==> flow/design.v <==
module compare_and_exchange(
    input [31:0] i1,
    input [31:0] i2,
    input dir,
    input clk,
    input reset,
    input enable,
    output [31:0] o1,
    output  [31:0] o2
    );
    reg [31:0]r1;
    reg [31:0]r2;
   always @(posedge clk)
   begin
   if(reset==0)
   begin
           if(enable==1)
            begin
                 if(dir==1)
                     begin
                        if (i1<i2)
                            begin
                                 r1 <= i1;
                                 r2 <= i2;
                            end
                        else
                             begin
                                 r1 <= i2;
                                 r2 <= i1;
                             end
                       end
                 else if(dir==0)  
                     begin
                        if (i1>i2)
                            begin
                             r1 <= i1;
                             r2 <= i2;
                            end
                        else
                             begin
                                 r1 <= i2;
                                 r2 <= i1;
                              end
                      end
            end
    else if (reset==1)
    begin
    r1<=32'b0;
    r2<=32'b0;
    end
    end
    end
    assign o2=r2; 
  assign o1=r1;
endmodule
module BM4_CAE(
    input [31:0] i1,
    input [31:0] i2,
    input [31:0] i3,
    input [31:0] i4,
    input dir1,
    input dir2,
    input dir3,
    input clk,
    input reset,
    input enable,
    output [31:0] o1,
    output [31:0] o2,
    output [31:0] o3,
    output [31:0] o4
    );
    wire [31:0]r1,r2,r3,r4,r5,r6,r7,r8,r9,r10,r11,r12,r13,r14;
           compare_and_exchange cae1(i1[31:0],i2[31:0],dir1,clk,reset,enable,r1,r2);
           compare_and_exchange cae2(i3[31:0],i4[31:0],dir1,clk,reset,enable,r3,r4);
           compare_and_exchange cae3(r1[31:0],r4[31:0],dir2,clk,reset,enable,r5,r8);
           compare_and_exchange cae4(r2[31:0],r3[31:0],dir2,clk,reset,enable,r6,r7);
           compare_and_exchange cae5(r5[31:0],r6[31:0],dir3,clk,reset,enable,r11,r13);
           compare_and_exchange cae6(r7[31:0],r8[31:0],dir3,clk,reset,enable,r12,r14); 
           assign o1=r11;
           assign o2=r12;
           assign o3=r13;
           assign o4=r14;
    endmodule
module BM8_CAE(
        input [31:0] i1,
        input [31:0] i2,
        input [31:0] i3,
        input [31:0] i4,
        input [31:0] i5,
        input [31:0] i6,
        input [31:0] i7,
        input [31:0] i8,
        input dir1,
        input dir2,
        input dir3,
        input clk,
        input reset,
        input enable,
        output [31:0] o1,
        output [31:0] o2,
        output [31:0] o3,
        output [31:0] o4,
        output [31:0] o5,
        output [31:0] o6,
        output [31:0] o7,
        output [31:0] o8
        );
      wire [31:0] r1,r2 ,r3,r4,r5,r6,r7,r8,r9,r10,r11,r12,r13,r14,r15,r16,r17,r18,r19,r20,r21,r22,r23,r24;   
         compare_and_exchange cae1(i1[31:0],i8[31:0],dir1,clk,reset,enable,r1,r8);
         compare_and_exchange cae2(i2[31:0],i7[31:0],dir1,clk,reset,enable,r2,r7);
         compare_and_exchange cae3(i3[31:0],i6[31:0],dir1,clk,reset,enable,r3,r6);
         compare_and_exchange cae4(i4[31:0],i5[31:0],dir1,clk,reset,enable,r4,r5);
         compare_and_exchange cae6(r1[31:0],r2[31:0],dir2,clk,reset,enable,r9,r10); 
         compare_and_exchange cae7(r3[31:0],r4[31:0],dir2,clk,reset,enable,r11,r12); 
         compare_and_exchange cae8(r5[31:0],r6[31:0],dir2,clk,reset,enable,r13,r14);
         compare_and_exchange cae9(r7[31:0],r8[31:0],dir2,clk,reset,enable,r15,r16);
         compare_and_exchange cae10(r9[31:0],r11[31:0],dir3,clk,reset,enable,r17,r18); 
         compare_and_exchange cae11(r10[31:0],r12[31:0],dir3,clk,reset,enable,r19,r20);
         compare_and_exchange cae12(r13[31:0],r15[31:0],dir3,clk,reset,enable,r21,r22); 
         compare_and_exchange cae13(r14[31:0],r16[31:0],dir3,clk,reset,enable,r23,r24);  
        assign o1=r17;
        assign o2=r18;
        assign o3=r19;
        assign o4=r20;
        assign o5=r21;
        assign o6=r22;
        assign o7=r23;
        assign o8=r24;
      endmodule
module full_CAE(
input [31:0] i1,
input [31:0] i2,
input [31:0] i3,
input [31:0] i4,
input [31:0] i5,
input [31:0] i6,
input [31:0] i7,
input [31:0] i8,
input dir,
input clk,
input reset,
input enable,
output [31:0] o1,
output [31:0] o2,
output [31:0] o3,
output [31:0] o4,
output [31:0] o5,
output [31:0] o6,
output [31:0] o7,
output [31:0] o8
);
wire [31:0] r1,r2 ,r3,r4,r5,r6,r7,r8,r9,r10,r11,r12,r13,r14,r15,r16,r17,r18,r19,r20,r21,r22,r23,r24;
reg [6:1] dq;
always @(posedge clk)
begin
    if (reset==0 && enable==1)
        dq <= {dq[5:1], dir};
end
compare_and_exchange cae1(i1[31:0],i2[31:0],dir,clk,reset,enable,r1,r2);
compare_and_exchange cae2(i3[31:0],i4[31:0],dir,clk,reset,enable,r3,r4);
compare_and_exchange cae3(i5[31:0],i6[31:0],dir,clk,reset,enable,r5,r6);
compare_and_exchange cae4(i7[31:0],i8[31:0],dir,clk,reset,enable,r7,r8);
BM4_CAE a1(r1,r2,r3,r4,dq[1],dq[2],dq[3],clk,reset,enable,r9,r10,r11,r12);
BM4_CAE a2(r5,r6,r7,r8,dq[1],dq[2],dq[3],clk,reset,enable,r13,r14,r15,r16);
BM8_CAE a3(r9,r10,r11,r12,r13,r14,r15,r16,dq[4],dq[5],dq[6],clk,reset,enable,r17,r18,r19,r20,r21,r22,r23,r24);
assign o1=r17;
assign o2=r18;
assign o3=r19;
assign o4=r20;
assign o5=r21;
assign o6=r22;
assign o7=r23;
assign o8=r24;
endmodule
# From RTL to reports: full_CAE
# The steps from the RTL of full_CAE to its reports follow in flow order.
# Line numbers count from 1 in the design file above.
# Cell names lack the library's common part.
# The mark -- stands for no value.
# inputs
top	full_CAE
clock	clk
lib	sky130hd
pvt_corner	tt_025C_1v80

# Word-level counts
# Source: Yosys, flattened and elaborated, memories not mapped. Widths are those after wreduce. Registers that Yosys merges into a memory's read port (data or address) are not register bits. Print and check cells do not count. Equal cells are merged and count once.
# classes
compare	56
n_mux	224
n_logic	1
reduce_logical	2
# op_table
op	count
two-way mux 32 bit	224
greater-than comparator 32 bit	28
< comparator 32 bit	28
AND reduction 2 bit	1
logical AND 1 bit	1
NOT 1 bit	1
# bits
ff_bits	1798
in_bits	260
word_cells	340

# Logic depth
# Longest topological path by Yosys (ltp), each cell counted once; first at word level (registers and memories cut), then after technology mapping (sequential cells cut; the memories' decode and read muxes count).
# depth
depth_word	4
abc_area	0
depth_mapped	13

# After synthesis
# Yosys stat after the flow's synthesis: flattened, memories mapped to cells. It holds for the ABC_AREA given above (unset counts as 0); a run with the other value may have another netlist.
# Totals and module areas in this step are rounded.
# by_type
cell_type	count	area_total_um2
edfxtp_1	1798	5.4E+04
mux2_2	1523	1.72E+04
ha_1	896	1.12E+04
inv_1	907	3.4E+03
a21oi_1	294	1.47E+03
a21o_1	166	1.25E+03
mux2_4	75	1126.08
nand4_1	173	1.08E+03
nand2_1	238	893.357
buf_6	79	889.603
o21ai_0	163	815.782
a221o_1	64	640.614
a22oi_1	69	517.997
nor2_1	132	495.475
a221oi_1	56	490.47
buf_2	87	435.418
mux2_1	37	416.65
o211ai_1	39	292.781
# Other cell types: 46; their cells: 440.
# synth_totals
stdcells	7236
synth_area_um2	100000
seq_area_um2	54000
ffs	1798
# The figures by module come from a second, unflattened synthesis with its own total; it is not the netlist above.
# unflattened
cells_unflattened	7147
hier_area_um2	100000
# Each row is one instance without its submodules.
# by_module
module	instances	cells	mod_area_um2	mod_seq_area_um2
compare_and_exchange	28	255	3600	1900
full_CAE	1	7	190	180
BM4_CAE	2	0	0.0	0.0
BM8_CAE	1	0	0.0	0.0

# Timing after synthesis
# Source: OpenSTA report_checks on the synthesized netlist (no wires, ideal clock, input and output delay 20% of the period each), path of least setup slack; recovery checks are left aside. Register names are those of the netlist, which keeps one name where synthesis merged equal registers.
# synth_timing
path_kind	input to register
from	in reset
to	reg a1.cae1.r1[0]
period_ps	4500
input_delay_ps	900
t_first_pin_ps	900
arrival_ps	80139
required_ps	234
path_slack_ps	-79905
delay_ps	83505
driving_pins	1
n_path_buf	0
period_less_setup_slack_ps	84405
# "delay_ps" = arrival - input delay + setup time.
# "driving_pins": output pins that drive a net of the path, with the launching flip-flop's if there is one; two outputs of one cell count as two.
# "period_less_setup_slack_ps" is the clock period less the worst setup slack; recovery checks do not enter. This is arithmetic on one report: input and output delays are still those of the set period (20% each).
# The rows between start and end are the longest chain of elaborated cells between them; the timing report does not say that the signal goes this way. Where chains are equally long, one stands for them.
# A line is the first line of the expression or statement that the cell stems from. Yosys adds cells for indexed reads and writes and turns some case tables into memories.
# A register here has more assigning lines than the two given.
# synth_between
path_cell_list	nor2b_1
elab_chain_len	2
cone_cells	2
cone_classes	logic: 1; reduce/logical: 1
# synth_lines
element	line	source
start: declaration	141	input reset,
NOT 1 bit	--
AND reduction 2 bit	--
end: assignment	23	r1 <= i1;
end: assignment	28	r1 <= i2;
end: declaration	11	reg [31:0]r1;

# Path in the finished layout
# Path of least setup slack in the final report of record 1 (OpenROAD, finished layout, wires in). Where an end is a register, its clock arrival counts in the times.
# The report prints the path's times to 10 ps; the period is as set.
# layout_timing
path_kind	register to register
from	reg a1.cae4.r1[11]
to	reg a1.cae5.r1[1]
period_ps	5230
t_first_pin_ps	790
arrival_ps	4840
required_ps	5770
path_slack_ps	940
driving_pins	11
n_path_buf	1
# The rows between start and end are the longest chain of elaborated cells between them; the timing report does not say that the signal goes this way. Where chains are equally long, one stands for them.
# A register here has more assigning lines than the two given.
# layout_between
path_cell_list	edfxtp_1 > inv_1 > ha_1 > nand4_1 > a21oi_1 > a2111oi_0 > o21ai_0 > a21oi_1 > mux2i_4 > buf_12 > mux2_2
elab_chain_len	4
cone_cells	6
lines_between	4
cone_classes	compare: 2; mux: 4
# layout_lines
element	line	source
start: declaration	11	reg [31:0]r1;
start: assignment	23	r1 <= i1;
start: assignment	28	r1 <= i2;
greater-than comparator 32 bit	34	if (i1>i2)
two-way mux 32 bit	34
two-way mux 32 bit	19	if(dir==1)
two-way mux 32 bit	17	if(enable==1)
end: assignment	23
end: assignment	28
end: declaration	11

Lab notebook: full_CAE

Record of 2 stored runs of the RTL-to-layout flow on full_CAE, platform sky130hd. The runs are unordered. Constraints: input delay and output delay 20% of the set period each, output load 0.01 pF.
By "period_reached_ps" is meant the clock period of the run minus its worst setup slack. This is arithmetic on one report: input and output delays are still those of the set period (20% each).
"worst_path_ps" means the part of the period allowed to the worst setup path (the constraints hold back 20% at inputs and 20% at outputs) less its slack; where the path has registers, the arrival times of their clocks count too.
"worst_path_ps" is given in steps of 10 ps.
The results are shown rounded.

Record 1, flow files:
==> flow/run.sh <==
#!/bin/bash
# the make line also repeats the synthesis and layout settings of config.mk as NAME=value (left out here)
make -C /OpenROAD-flow-scripts/flow DESIGN_CONFIG=/design/flow/config.mk WORK_HOME=/design/flow/orfs CLKGATE_MAP_FILE= finish
==> flow/config.mk <==
export PLATFORM = sky130hd
export DESIGN_NAME = full_CAE
export DESIGN_NICKNAME = full_CAE
export VERILOG_FILES = /design/flow/design.v
export SDC_FILE = /design/flow/constraint.sdc
export NUM_CORES = 4
export LEC_CHECK = 0
export CAP_MARGIN = 35
export CORE_ASPECT_RATIO = 1.09
export CORE_MARGIN = 2
export CORE_UTILIZATION = 68
export CTS_CLUSTER_DIAMETER = 245
export PLACE_DENSITY_LB_ADDON = 0.07
export SLEW_MARGIN = 30
==> flow/constraint.sdc <==
create_clock -name core_clock -period 5.23 [get_ports {clk}]
set_input_delay 1.0460 -clock core_clock [delete_from_list [all_inputs] [get_ports {clk}]]
set_output_delay 1.0460 -clock core_clock [all_outputs]
set_load 0.01 [all_outputs]

==> results of record 1, as CSV <==
result,value
period_reached_ps,4294
ys_area_um2,100000
timing.setup.ws_ps,940
finish.utilization_pct,78
design_die_area_um2,150000
fin_tns_ps,0
worst_path_ps,4290
timing.worst_path_kind,"register to register"

Record 2, flow files:
==> flow/run.sh <==
#!/bin/bash
# the make line also repeats the synthesis and layout settings of config.mk as NAME=value (left out here)
make -C /OpenROAD-flow-scripts/flow DESIGN_CONFIG=/design/flow/config.mk WORK_HOME=/design/flow/orfs CLKGATE_MAP_FILE= finish
==> flow/config.mk <==
export PLATFORM = sky130hd
export DESIGN_NAME = full_CAE
export DESIGN_NICKNAME = full_CAE
export VERILOG_FILES = /design/flow/design.v
export SDC_FILE = /design/flow/constraint.sdc
export NUM_CORES = 4
export LEC_CHECK = 0
export CAP_MARGIN = 15
export CELL_PAD_IN_SITES_GLOBAL_PLACEMENT = 3
export CORE_ASPECT_RATIO = 0.88
export CORE_MARGIN = 9
export CORE_UTILIZATION = 19
export CTS_CLUSTER_SIZE = 13
export MAX_ROUTING_LAYER = met5
export PLACE_DENSITY = 0.56
export SETUP_SLACK_MARGIN = 0.74
export SLEW_MARGIN = 5
==> flow/constraint.sdc <==
create_clock -name core_clock -period 5.68 [get_ports {clk}]
set_input_delay 1.1360 -clock core_clock [delete_from_list [all_inputs] [get_ports {clk}]]
set_output_delay 1.1360 -clock core_clock [all_outputs]
set_load 0.01 [all_outputs]

==> results of record 2, as CSV <==
result,value
design_die_area_um2,550000
worst_path_ps,4410
timing.worst_path_kind,"register to register"
fin_tns_ps,0
finish.utilization_pct,23
period_reached_ps,4406
ys_area_um2,100000
timing.setup.ws_ps,1300
